==> flow/design.v <==
module mux2 #(parameter width = 16)
(
input sel,
input [width-1:0] a, b,
output logic [width-1:0] f
);
always_comb
begin
if (sel == 0)
f = a;
else
f = b;
end
endmodule
module mux4 #(parameter width = 16)
(
input [1:0] sel,
input [width-1:0] a, b, c, d,
output logic [width-1:0] f
);
always_comb
begin
if (sel == 2'b00)
f = a;
else if (sel == 2'b01)
f = b;
else if (sel == 2'b10)
f = c;
else
f = d;
end
endmodule
module register #(parameter width = 16)
(
    input clk,
    input load,
    input [width-1:0] in,
    output logic [width-1:0] out
);
logic [width-1:0] data;
always_ff @(posedge clk)
begin
    if (load)
    begin
        data <= in;
    end
end
always_comb
begin
    out = data;
end
endmodule
module array #(parameter width = 128, parameter has_reset = 0)
(
    input clk,
    input rst,
    input write,
    input logic [2:0] index,
    input [width-1:0] datain,
    output logic [width-1:0] dataout
);
logic [width-1:0] data [7:0];
always_ff @(posedge clk)
begin
    if (has_reset && rst)
    begin
        for (int i = 0; i < 8; i++)
        begin
            data[i] <= '0;
        end
    end
    else if (write == 1)
    begin
        data[index] <= datain;
    end
end
assign dataout = data[index];
endmodule
module cpudatainmux
(
	input [15:0] cpu_sel,
	input logic [127:0] dat_o_cpu,
	input logic [127:0] dat_i_cpu,
	output logic [127:0] cpudatainmux_out
);
mux2 #(.width (8)) cpudatainmux0
(
	.sel(cpu_sel[0]),
	.a(dat_o_cpu[7:0]), 
	.b(dat_i_cpu[7:0]),
	.f(cpudatainmux_out[7:0])
);
mux2 #(.width (8)) cpudatainmux1
(
	.sel(cpu_sel[1]),
	.a(dat_o_cpu[15:8]), 
	.b(dat_i_cpu[15:8]),
	.f(cpudatainmux_out[15:8])
);
mux2 #(.width (8)) cpudatainmux2
(
	.sel(cpu_sel[2]),
	.a(dat_o_cpu[23:16]), 
	.b(dat_i_cpu[23:16]),
	.f(cpudatainmux_out[23:16])
);
mux2 #(.width (8)) cpudatainmux3
(
	.sel(cpu_sel[3]),
	.a(dat_o_cpu[31:24]), 
	.b(dat_i_cpu[31:24]),
	.f(cpudatainmux_out[31:24])
);
mux2 #(.width (8)) cpudatainmux4
(
	.sel(cpu_sel[4]),
	.a(dat_o_cpu[39:32]), 
	.b(dat_i_cpu[39:32]),
	.f(cpudatainmux_out[39:32])
);
mux2 #(.width (8)) cpudatainmux5
(
	.sel(cpu_sel[5]),
	.a(dat_o_cpu[47:40]), 
	.b(dat_i_cpu[47:40]),
	.f(cpudatainmux_out[47:40])
);
mux2 #(.width (8)) cpudatainmux6
(
	.sel(cpu_sel[6]),
	.a(dat_o_cpu[55:48]), 
	.b(dat_i_cpu[55:48]),
	.f(cpudatainmux_out[55:48])
);
mux2 #(.width (8)) cpudatainmux7
(
	.sel(cpu_sel[7]),
	.a(dat_o_cpu[63:56]), 
	.b(dat_i_cpu[63:56]),
	.f(cpudatainmux_out[63:56])
);
mux2 #(.width (8)) cpudatainmux8
(
	.sel(cpu_sel[8]),
	.a(dat_o_cpu[71:64]), 
	.b(dat_i_cpu[71:64]),
	.f(cpudatainmux_out[71:64])
);
mux2 #(.width (8)) cpudatainmux9
(
	.sel(cpu_sel[9]),
	.a(dat_o_cpu[79:72]), 
	.b(dat_i_cpu[79:72]),
	.f(cpudatainmux_out[79:72])
);
mux2 #(.width (8)) cpudatainmux10
(
	.sel(cpu_sel[10]),
	.a(dat_o_cpu[87:80]), 
	.b(dat_i_cpu[87:80]),
	.f(cpudatainmux_out[87:80])
);
mux2 #(.width (8)) cpudatainmux11
(
	.sel(cpu_sel[11]),
	.a(dat_o_cpu[95:88]), 
	.b(dat_i_cpu[95:88]),
	.f(cpudatainmux_out[95:88])
);
mux2 #(.width (8)) cpudatainmux12
(
	.sel(cpu_sel[12]),
	.a(dat_o_cpu[103:96]), 
	.b(dat_i_cpu[103:96]),
	.f(cpudatainmux_out[103:96])
);
mux2 #(.width (8)) cpudatainmux13
(
	.sel(cpu_sel[13]),
	.a(dat_o_cpu[111:104]), 
	.b(dat_i_cpu[111:104]),
	.f(cpudatainmux_out[111:104])
);
mux2 #(.width (8)) cpudatainmux14
(
	.sel(cpu_sel[14]),
	.a(dat_o_cpu[119:112]), 
	.b(dat_i_cpu[119:112]),
	.f(cpudatainmux_out[119:112])
);
mux2 #(.width (8)) cpudatainmux15
(
	.sel(cpu_sel[15]),
	.a(dat_o_cpu[127:120]), 
	.b(dat_i_cpu[127:120]),
	.f(cpudatainmux_out[127:120])
);
endmodule
module cache_datapath
(
    input clk,
    input rst,
    input logic [15:0] adr_i_cpu_in,
	 input way0_write,
	 input v0_write,
	 input v0_in,
	 input dirty0_write,
	 input dirty0_in,
	 input way1_write,
	 input v1_write,
	 input v1_in,
	 input dirty1_write,
	 input dirty1_in,
	 input lru_write,
	 input lru_in,
	 output logic lru_out,
	 input datainmux_sel,
	 input memaddrmux_sel,
	 output logic dirty,
	 output logic hit,
	 output logic hit0,
	 output logic [127:0] dat_o_cpu,
	 input [15:0] cpu_sel,
	 input logic [127:0] dat_i_cpu_in,
	 output logic [127:0] dat_o_mem,
	 output logic [15:0] adr_o_mem,
	 input logic [127:0] dat_i_mem,
	 input load_mar,
	 input load_mdr,
	 input reginmux_sel,
	 input addrregmux_sel
);
logic [127:0] datainmux_out;
logic [127:0] data0_out;
logic [8:0] tag0_out;
logic valid0_out;
logic dirty0_out;
logic comp0_out;
logic [127:0] data1_out;
logic [8:0] tag1_out;
logic [8:0] tagmux_out;
logic valid1_out;
logic dirty1_out;
logic comp1_out;
logic hit1;
logic [15:0] write_back_addr;
logic [127:0] cpudatainmux_out;
logic [15:0] memaddrmux_out;
logic [127:0] memdatamux_out;
logic [15:0] adr_i_cpu;
logic [127:0] dat_i_cpu;
logic [15:0] mar_in;
logic [15:0] mar_out;
assign hit0 = (adr_i_cpu_in[15:7] == tag0_out) & valid0_out;
assign hit1 = (adr_i_cpu_in[15:7] == tag1_out) & valid1_out;
assign hit = hit0 | hit1;
assign write_back_addr = {tagmux_out,adr_i_cpu_in[6:4],4'b0000};
assign adr_o_mem = mar_out;
array #(.width(128)) data0
(
    .clk(clk),
    .rst(rst),
    .write(way0_write),
    .index(adr_i_cpu[6:4]),
    .datain(datainmux_out),
    .dataout(data0_out)
);
array #(.width(9)) tag0
(
    .clk(clk),
    .rst(rst),
    .write(way0_write),
    .index(adr_i_cpu[6:4]),
    .datain(adr_i_cpu[15:7]),
    .dataout(tag0_out)
);
array #(.width(1), .has_reset(1)) valid0
(
    .clk(clk),
    .rst(rst),
    .write(v0_write),
    .index(adr_i_cpu[6:4]),
    .datain(v0_in),
    .dataout(valid0_out)
);
array #(.width(1), .has_reset(1)) dirty0
(
    .clk(clk),
    .rst(rst),
    .write(dirty0_write),
    .index(adr_i_cpu[6:4]),
    .datain(dirty0_in),
    .dataout(dirty0_out)
);
array #(.width(128)) data1
(
    .clk(clk),
    .rst(rst),
    .write(way1_write),
    .index(adr_i_cpu[6:4]),
    .datain(datainmux_out),
    .dataout(data1_out)
);
array #(.width(9)) tag1
(
    .clk(clk),
    .rst(rst),
    .write(way1_write),
    .index(adr_i_cpu[6:4]),
    .datain(adr_i_cpu[15:7]),
    .dataout(tag1_out)
);
array #(.width(1), .has_reset(1)) valid1
(
    .clk(clk),
    .rst(rst),
    .write(v1_write),
    .index(adr_i_cpu[6:4]),
    .datain(v1_in),
    .dataout(valid1_out)
);
array #(.width(1), .has_reset(1)) dirty1
(
    .clk(clk),
    .rst(rst),
    .write(dirty1_write),
    .index(adr_i_cpu[6:4]),
    .datain(dirty1_in),
    .dataout(dirty1_out)
);
array #(.width(1), .has_reset(1)) lru
(
    .clk(clk),
    .rst(rst),
    .write(lru_write),
    .index(adr_i_cpu[6:4]),
    .datain(lru_in),
    .dataout(lru_out)
);
mux2 #(.width (128)) cpudatamux
(
	.sel(hit0),
	.a(data1_out), 
	.b(data0_out),
	.f(dat_o_cpu)
);
mux2 #(.width (128)) memdatamux
(
	.sel(lru_out),
	.a(data0_out), 
	.b(data1_out),
	.f(dat_o_mem)
);
mux2 #(.width (9)) tagmux
(
	.sel(lru_out),
	.a(tag0_out), 
	.b(tag1_out),
	.f(tagmux_out)
);
mux2 #(.width (1)) dirtymux
(
	.sel(lru_out),
	.a(dirty0_out), 
	.b(dirty1_out),
	.f(dirty)
);
mux2 #(.width (128)) datainmux
(
	.sel(datainmux_sel),
	.a(dat_i_mem), 
	.b(cpudatainmux_out),
	.f(datainmux_out)
);
cpudatainmux cpudatainmux1
(
	.cpu_sel,
	.dat_o_cpu,
	.dat_i_cpu,
	.cpudatainmux_out
);
assign dat_i_cpu = dat_i_cpu_in;
register #(.width(16)) mar
(
    .clk(clk),
    .load(load_mar),
    .in(mar_in),
    .out(mar_out)
);
mux2 #(.width (16)) addrregmux
(
	.sel(addrregmux_sel),
	.a(adr_i_cpu_in), 
	.b(mar_out),
	.f(adr_i_cpu)
);
mux2 #(.width (16)) reginmux
(
	.sel(reginmux_sel),
	.a(adr_i_cpu_in), 
	.b(write_back_addr),
	.f(mar_in)
);
endmodule
module cache_control
(
	 input clk,
	 input rst,
	 output logic way0_write,
	 output logic v0_write,
	 output logic v0_in,
	 output logic dirty0_write,
	 output logic dirty0_in,
	 output logic way1_write,
	 output logic v1_write,
	 output logic v1_in,
	 output logic dirty1_write,
	 output logic dirty1_in,
	 output logic lru_write,
	 output logic lru_in,
	 input lru_out,
	 output logic datainmux_sel,
	 output logic memaddrmux_sel,
	 input dirty,
	 input hit,
	 input hit0,
	 input mem_ack,
	 input mem_rty,
	 output logic mem_cyc,
	 output logic mem_stb,
	 output logic mem_we,
	 input cpu_cyc,
	 input cpu_stb,
	 input cpu_we,
	 output logic cpu_ack,
	 output logic load_mdr,
	 output logic reginmux_sel,
	 output logic addrregmux_sel,
	 output logic load_mar
);
localparam [1:0] hit_idle   = 2'd0,
                 allocate   = 2'd1,
                 write_back = 2'd2,
                 strobe     = 2'd3;
logic [1:0] state, next_states;
always_comb
begin : state_actions
	 way0_write = 1'b0;
	 v0_write = 1'b0;
	 v0_in = 1'b0;
	 dirty0_write= 1'b0;
	 dirty0_in= 1'b0;
	 way1_write = 1'b0;
	 v1_write= 1'b0;
	 v1_in= 1'b0;
	 dirty1_write= 1'b0;
	 dirty1_in= 1'b0;
	 lru_write= 1'b0;
	 lru_in = 1'b0;
	 datainmux_sel= 1'b0;
	 memaddrmux_sel= 1'b0;
	 mem_cyc = 1'b0;
	 mem_stb = 1'b0;
	 mem_we = 1'b0;
	 cpu_ack = 1'b0;
	load_mdr = (cpu_cyc & cpu_stb);
	addrregmux_sel = 1'b0;
	 case(state)
		hit_idle: begin
			if (cpu_cyc & cpu_stb  & hit ) begin
				if (hit0) begin
					lru_in = 1;
					lru_write = 1;
				end
				else begin
					lru_in = 0;
					lru_write = 1;
				end
				if (cpu_we) begin
					datainmux_sel = 1;
					if(hit0) begin
						way0_write = 1;
						v0_write = 1;
						v0_in = 1;
						dirty0_write= 1;
						dirty0_in= 1;
					end
					else begin
						way1_write = 1;
						v1_write = 1;
						v1_in = 1;
						dirty1_write= 1;
						dirty1_in= 1;
					end
				end
				cpu_ack = 1'b1;
			end
		end
		allocate: begin
			mem_cyc = 1;
			mem_stb = 1;
			mem_we = 0;
			addrregmux_sel = 1;
			if(lru_out == 0) begin
				way0_write = 1;
				v0_write = 1;
				v0_in = 1;
				dirty0_write= 1;
				dirty0_in= 0;
			end
			else begin
				way1_write = 1;
				v1_write = 1;
				v1_in = 1;
				dirty1_write= 1;
				dirty1_in= 0;
			end
		end
		write_back: begin
		addrregmux_sel = 1;
			memaddrmux_sel = 1;
			mem_we = 1;
			mem_cyc = 1;
			mem_stb = 1;
		end
		strobe: begin
			mem_cyc = 0;
			mem_stb = 0;
		end
		default:  ;
	endcase
end
always_comb
begin : next_state_logic
	  next_states = state;
	  reginmux_sel = 0;
	  load_mar = 0;
	  case(state)
		hit_idle:	
			if(cpu_cyc & cpu_stb) begin
					if(hit == 1) next_states = hit_idle;
						else begin 
							load_mar = 1;
							if(dirty == 0) 
							begin
								next_states = allocate;
							end
							else 
							begin
								next_states = write_back;
								reginmux_sel = 1;
							end
						end
			end
		allocate: if (mem_ack == 0) next_states = allocate;
						else next_states = hit_idle;
		write_back: if (mem_ack == 0) next_states = write_back;
						else next_states = strobe;
		strobe: begin
			load_mar = 1;
			next_states = allocate;
		end
	endcase
end
always_ff @(posedge clk)
begin: next_state_assignment
	 if (rst)
		state <= hit_idle;
	 else
		state <= next_states;
end
endmodule
module cache
(
    input clk,
    input rst,
    input  [11:0]  cpu_adr,
    input  [127:0] cpu_dat_m,
    input  [15:0]  cpu_sel,
    input          cpu_cyc,
    input          cpu_stb,
    input          cpu_we,
    output [127:0] cpu_dat_s,
    output         cpu_ack,
    output         cpu_rty,
    output [11:0]  mem_adr,
    output [127:0] mem_dat_m,
    output [15:0]  mem_sel,
    output         mem_cyc,
    output         mem_stb,
    output         mem_we,
    input  [127:0] mem_dat_s,
    input          mem_ack,
    input          mem_rty
);
logic way0_write;
logic v0_write;
logic v0_in;
logic dirty0_write;
logic dirty0_in;
logic way1_write;
logic v1_write;
logic v1_in;
logic dirty1_write;
logic dirty1_in;
logic lru_write;
logic lru_in;
logic lru_out;
logic datainmux_sel;
logic memaddrmux_sel;
logic dirty;
logic hit;
logic hit0;
logic load_mar;
logic load_mdr;
logic [15:0] adr_i_cpu;
logic [15:0] adr_o_mem;
logic reginmux_sel;
logic addrregmux_sel;
assign cpu_rty = cpu_stb & cpu_cyc & (!cpu_ack);
assign adr_i_cpu = {cpu_adr,4'b0000};
assign mem_sel = 16'b1111111111111111;
assign mem_adr = adr_o_mem[15:4];
cache_control cache_controller
(
	 .clk(clk),
	 .rst(rst),
	 .way0_write,
	 .v0_write,
	 .v0_in,
	 .dirty0_write,
	 .dirty0_in,
	 .way1_write,
	 .v1_write,
	 .v1_in,
	 .dirty1_write,
	 .dirty1_in,
	 .lru_write,
	 .lru_in,
	 .lru_out,
	 .datainmux_sel,
	 .memaddrmux_sel,
	 .dirty,
	 .hit,
	 .hit0,
	 .mem_ack,
	 .mem_rty,
	 .mem_cyc,
	 .mem_stb,
	 .mem_we,
	 .cpu_cyc,
	 .cpu_stb,
	 .cpu_we,
	 .cpu_ack,
	 .load_mar,
	 .load_mdr,
	 .reginmux_sel,
	 .addrregmux_sel
);
cache_datapath cache_datapath1
(
    .clk(clk),
    .rst(rst),
    .adr_i_cpu_in(adr_i_cpu),
	 .way0_write,
	 .v0_write,
	 .v0_in,
	 .dirty0_write,
	 .dirty0_in,
	 .way1_write,
	 .v1_write,
	 .v1_in,
	 .dirty1_write,
	 .dirty1_in,
	 .lru_write,
	 .lru_in,
	 .lru_out,
	 .datainmux_sel,
	 .memaddrmux_sel,
	 .dirty,
	 .hit,
	 .hit0,
	 .dat_o_cpu(cpu_dat_s),
	 .cpu_sel,
	 .dat_i_cpu_in(cpu_dat_m),
	 .dat_o_mem(mem_dat_m),
	 .adr_o_mem,
	 .dat_i_mem(mem_dat_s),
	 .load_mar,
	 .load_mdr,
	 .reginmux_sel,
	 .addrregmux_sel
);
endmodule
# Step by step through the tools: cache
# Tool output for the design above, in the order of the flow.
# Line numbers count from 1 in the design file above.
# Operators carry their Yosys type and port widths (W data, S select, Z words).
# Library cell names are shortened.
# A cell with n/a has no value.
dict set report inputs {
  design {cache}
  clk_port {clk}
  cell_library {sky130hd}
  lib_corner {tt_025C_1v80}
}

# After elaboration
# Yosys after proc, flatten, opt, wreduce and memory -nomap, before mapping. Memory bits, and registers merged into a memory's read port (data or address), are not among the register bits. Print and check cells are not counted. Equal cells are merged and count once.
# Yosys's memory passes give these memory sizes; they may raise the number of words (mostly to a power of two), join words into wider ones and drop unused or constant bits.
dict set report bits {
  reg_bits 18
  ramBits 2232
  memories 9
  in_bits 291
  out_inout_bits 289
}
dict set report op_classes {
  equal 6
  mux 93
  bitwise 6
  n_reduce_logical 9
}
# name size word_bits line_no
set memory_table {}
lappend memory_table {cache_datapath1.data0.data 8 128 62} ;# logic [width-1:0] data [7:0];
lappend memory_table {cache_datapath1.data1.data 8 128 62}
lappend memory_table {cache_datapath1.tag0.data 8 9 62}
lappend memory_table {cache_datapath1.tag1.data 8 9 62}
lappend memory_table {cache_datapath1.dirty0.data 8 1 62}
lappend memory_table {cache_datapath1.dirty1.data 8 1 62}
# Further memories, not shown: 3.
# op count
set ops {}
lappend ops {{$mux W128} 7}
lappend ops {{$mux W8} 16}
lappend ops {{$logic_and A32 B1 Y1 const A} 2}
lappend ops {{$mux W9} 5}
lappend ops {{$mux W1} 40}
lappend ops {{$mux W16} 2}
lappend ops {{$mux W3} 8}
lappend ops {{$eq A9 B9 Y1} 2}
lappend ops {{$pmux W1 S2} 8}
lappend ops {{$pmux W1 S3} 3}
lappend ops {{$pmux W2 S4} 1}
lappend ops {{$reduce_or A2 Y1} 3}
lappend ops {{$reduce_or A3 Y1} 2}
lappend ops {{$mux W2} 3}
lappend ops {{$and A1 B1 Y1} 5}
lappend ops {{$eq A2 B2 Y1 const B} 2}
lappend ops {{$eq A2 B1 Y1 const B} 1}
lappend ops {{$ne A2 B1 Y1 const B} 1}
lappend ops {{$logic_not A2 Y1} 1}
lappend ops {{$or A1 B1 Y1} 1}
lappend ops {{$logic_not A1 Y1} 1}

# Logic depth
# Yosys ltp: most cells in a row. Word level: on the elaborated netlist, between registers, memories and ports. Mapped: between sequential cells and ports; inverters and the memories' decode and read muxes count.
dict set report depth {
  depth_word 9
  abc_area 0
  ltp_mapped 19
  mapped_depth_nobuf 13
}

# After synthesis
# Yosys stat after the flow's synthesis: flattened, memories mapped to cells. It holds for the ABC_AREA given above (unset counts as 0); a run with the other value may have another netlist.
# The area totals of this step are shown rounded.
# cell count area_total_um2
set by_type {}
lappend by_type {edfxtp_1 2228 6.69E+04}
lappend by_type {nor2_1 2360 8.86E+03}
lappend by_type {a22oi_1 442 3.32E+03}
lappend by_type {mux2i_1 218 2.18E+03}
lappend by_type {nand2_1 501 1.88E+03}
lappend by_type {clkbuf_1 419 1.57E+03}
lappend by_type {buf_2 311 1.56E+03}
lappend by_type {a221oi_1 155 1.36E+03}
lappend by_type {a22o_1 153 1.34E+03}
lappend by_type {a21oi_1 264 1.32E+03}
lappend by_type {a222oi_1 121 1.21E+03}
lappend by_type {o31ai_2 67 838.304}
lappend by_type {o311ai_0 78 683.155}
lappend by_type {and3_1 100 625.6}
lappend by_type {inv_1 164 615.59}
lappend by_type {a211oi_1 79 593.069}
lappend by_type {buf_4 67 502.982}
lappend by_type {nor3_1 96 480.461}
# Other cell types: 58; their cells: 727.
dict set report mapped {
  mapped_cells 8550
  area_um2 100000
  seq_area_um2 67000
  flip_flops 2248
  buffers 885
}
# By module: a second synthesis without flattening, with its own total; a netlist apart from the flattened one above.
dict set report unflattened {
  cells_unflattened 7520
  area_unflattened_um2 110000
}
# Each row is one instance without its submodules.
# mod instances n_cells area_um2 mod_seq_area_um2
set modules {}
lappend modules {{array #(width=128)} 2 3072 46000 31000}
lappend modules {{array #(width=9)} 2 226 3300 2200}
lappend modules {{mux2 #(width=128)} 3 142 1600 0.0}
lappend modules {array 5 40 480 240}
lappend modules {{mux2 #(width=8)} 16 9 130 0.0}
lappend modules {{mux2 #(width=16)} 2 18 250 0.0}
lappend modules {{register #(width=16)} 1 16 480 480}
lappend modules {cache_control 1 46 360 80}
lappend modules {cache_datapath 1 26 210 0.0}
lappend modules {{mux2 #(width=9)} 1 10 150 0.0}
lappend modules {cache 1 19 140 0.0}
lappend modules {{mux2 #(width=1)} 1 1 15 0.0}
lappend modules {cpudatainmux 1 0 0.0 0.0}

# Worst setup path after synthesis
# Path of least setup slack by OpenSTA after synthesis, without wires, with an ideal clock, recovery checks aside; 20% of the period is set as input and as output delay. Where synthesis merged equal registers, the netlist keeps one of their names.
dict set report synth_timing {
  path_type {input -> register}
  startpoint {input port cpu_adr[0]}
  endpoint {memory cache_datapath1.data1.data[5][0]}
  tclk_ps 7500
  in_delay_ps 1500
  setup_time_ps 490
  arrival_time_ps 6864
  required_time_ps 7010
  slack_ps 146
  path_delay_ps 5854
  stages 14
  n_path_buf 4
  synth_period_reached_ps 7354
}
# "path_delay_ps" is the arrival time less input delay plus setup time.
# "stages" counts driving pins, that of a launching flip-flop among them; a cell with two outputs on the path counts twice.
# "synth_period_reached_ps" is the clock period less the worst setup slack; recovery checks do not enter. This is arithmetic on one report: input and output delays are still those of the set period (20% each).
dict set report synth_via {
  path_cell_list {o21ai_1 -> clkbuf_1 -> and3_1 -> a211oi_1 -> or4_1 -> xnor2_1 -> nor3_2 -> nand3_1 -> buf_2 -> o41ai_4 -> nand2_1 -> clkbuf_1 -> buf_2 -> inv_1}
}
# element line_no
set synth_rtl {}
lappend synth_rtl {{from (decl)} 577} ;# input  [11:0]  cpu_adr,
lappend synth_rtl {{to (decl)} 62} ;# logic [width-1:0] data [7:0];
# Chain of elaborated cells between the ends: none given.

# Path in the finished layout
# Path of least setup slack in the final report of flow run 1 (OpenROAD, finished layout, wires in). Where an end is a register, its clock arrival counts in the times.
# The path's times are printed in steps of 10 ps; the period is the one set.
dict set report layout_timing {
  path_type {register -> output}
  startpoint {register cache_datapath1.mar.data[6]}
  endpoint {output port cpu_dat_s[89]}
  tclk_ps 3980
  out_delay_ps 800
  arrival_time_ps 4350
  required_time_ps 3180
  slack_ps -1170
  stages 15
  n_path_buf 6
}
# Between the ends stands the longest chain of elaborated cells between them, by number of cells; it is not shown to be the way that was timed. Of several equally long chains one is given.
# Each line given opens the expression or statement behind the cell; cells for indexed reads and writes are added by Yosys, which also makes memories of some case tables.
# The chain passes a memory read, where the word-level depth is cut; so it can be longer than that depth.
dict set report layout_via {
  path_cell_list {edfxtp_1 -> buf_6 -> or4b_4 -> o21a_4 -> buf_6 -> a211oi_2 -> or4_4 -> xor2_4 -> buf_4 -> o211a_4 -> nand3_4 -> buf_6 -> clkbuf_16 -> a22oi_2 -> buf_2}
  elab_chain_len 5
  cells_between 8
  cone_lines 3
  classes_between {1 x eq/ne; 2 x mux; 1 x logic; 4 x memory}
}
# element line_no
set layout_rtl {}
lappend layout_rtl {{from (decl)} 40} ;# logic [width-1:0] data;
lappend layout_rtl {{from (assign)} 45} ;# data <= in;
lappend layout_rtl {{$mux W16} 9} ;# if (sel == 0)
lappend layout_rtl {{$mem_v2 Z8 W9} 62} ;# logic [width-1:0] data [7:0];
lappend layout_rtl {{$eq A9 B9 Y1} 254} ;# assign hit0 = (adr_i_cpu_in[15:7] == tag0_out) & valid0_out;
lappend layout_rtl {{$and A1 B1 Y1} 254}
lappend layout_rtl {{$mux W128} 9}
lappend layout_rtl {{to (decl)} 583} ;# output [127:0] cpu_dat_s,

; Stored flow runs of cache (4 of them; Yosys, OpenROAD, sky130hd). They differ in their settings and are not a sequence. Constraints: input delay and output delay 20% of the set period each, output load 0.01 pF.
; "totalPower_uw" rests on the timing tool's default activity at the inputs, not on a simulated workload.
; Values from the reports are rounded here.

[flow run 1: settings]
CAP_MARGIN = 10
CORE_ASPECT_RATIO = 1.27
CORE_UTILIZATION = 60
CTS_CLUSTER_DIAMETER = 207
CTS_CLUSTER_SIZE = 43
GPL_ROUTABILITY_DRIVEN = 1
PLACE_DENSITY = 0.49
SETUP_SLACK_MARGIN = -0.32
SLEW_MARGIN = 10
period_ns = 3.98
CORE_MARGIN = 2
[flow run 1: results]
worstSetupSlack_ps = -1200
yosys_chip_area_um2 = 100000
post_route_stdcell_area_um2 = 130000
utilization_frac = 0.75
design_die_area_um2 = 170000
totalPower_uw = 42000

[flow run 2: settings]
ABC_AREA = 1
CELL_PAD_IN_SITES_DETAIL_PLACEMENT = 2
CORE_ASPECT_RATIO = 0.73
CORE_MARGIN = 10
CORE_UTILIZATION = 48
CTS_CLUSTER_DIAMETER = 137
GPL_ROUTABILITY_DRIVEN = 0
HOLD_SLACK_MARGIN = -0.08
PLACE_DENSITY = 0.9
SETUP_SLACK_MARGIN = 2.81
period_ns = 10.2
CAP_MARGIN = 20
SLEW_MARGIN = 20
[flow run 2: results]
outcome = no results, clock tree synthesis failed with DPL-0033

[flow run 3: settings]
CELL_PAD_IN_SITES_DETAIL_PLACEMENT = 2
CORE_ASPECT_RATIO = 1.42
CORE_UTILIZATION = 24
PLACE_DENSITY_LB_ADDON = 0.14
period_ns = 4.48
CAP_MARGIN = 20
CORE_MARGIN = 2
SLEW_MARGIN = 20
[flow run 3: results]
worstSetupSlack_ps = -1100
yosys_chip_area_um2 = 100000
post_route_stdcell_area_um2 = 140000
utilization_frac = 0.34
design_die_area_um2 = 430000
totalPower_uw = 49000

[flow run 4: settings]
CORE_UTILIZATION = 40
PLACE_DENSITY = 0.6
SETUP_SLACK_MARGIN = 0.2
period_ns = 7.5
CAP_MARGIN = 20
CORE_MARGIN = 2
SLEW_MARGIN = 20
[flow run 4: results]
worstSetupSlack_ps = 350
yosys_chip_area_um2 = 100000
post_route_stdcell_area_um2 = 120000
utilization_frac = 0.48
design_die_area_um2 = 260000
totalPower_uw = 28000
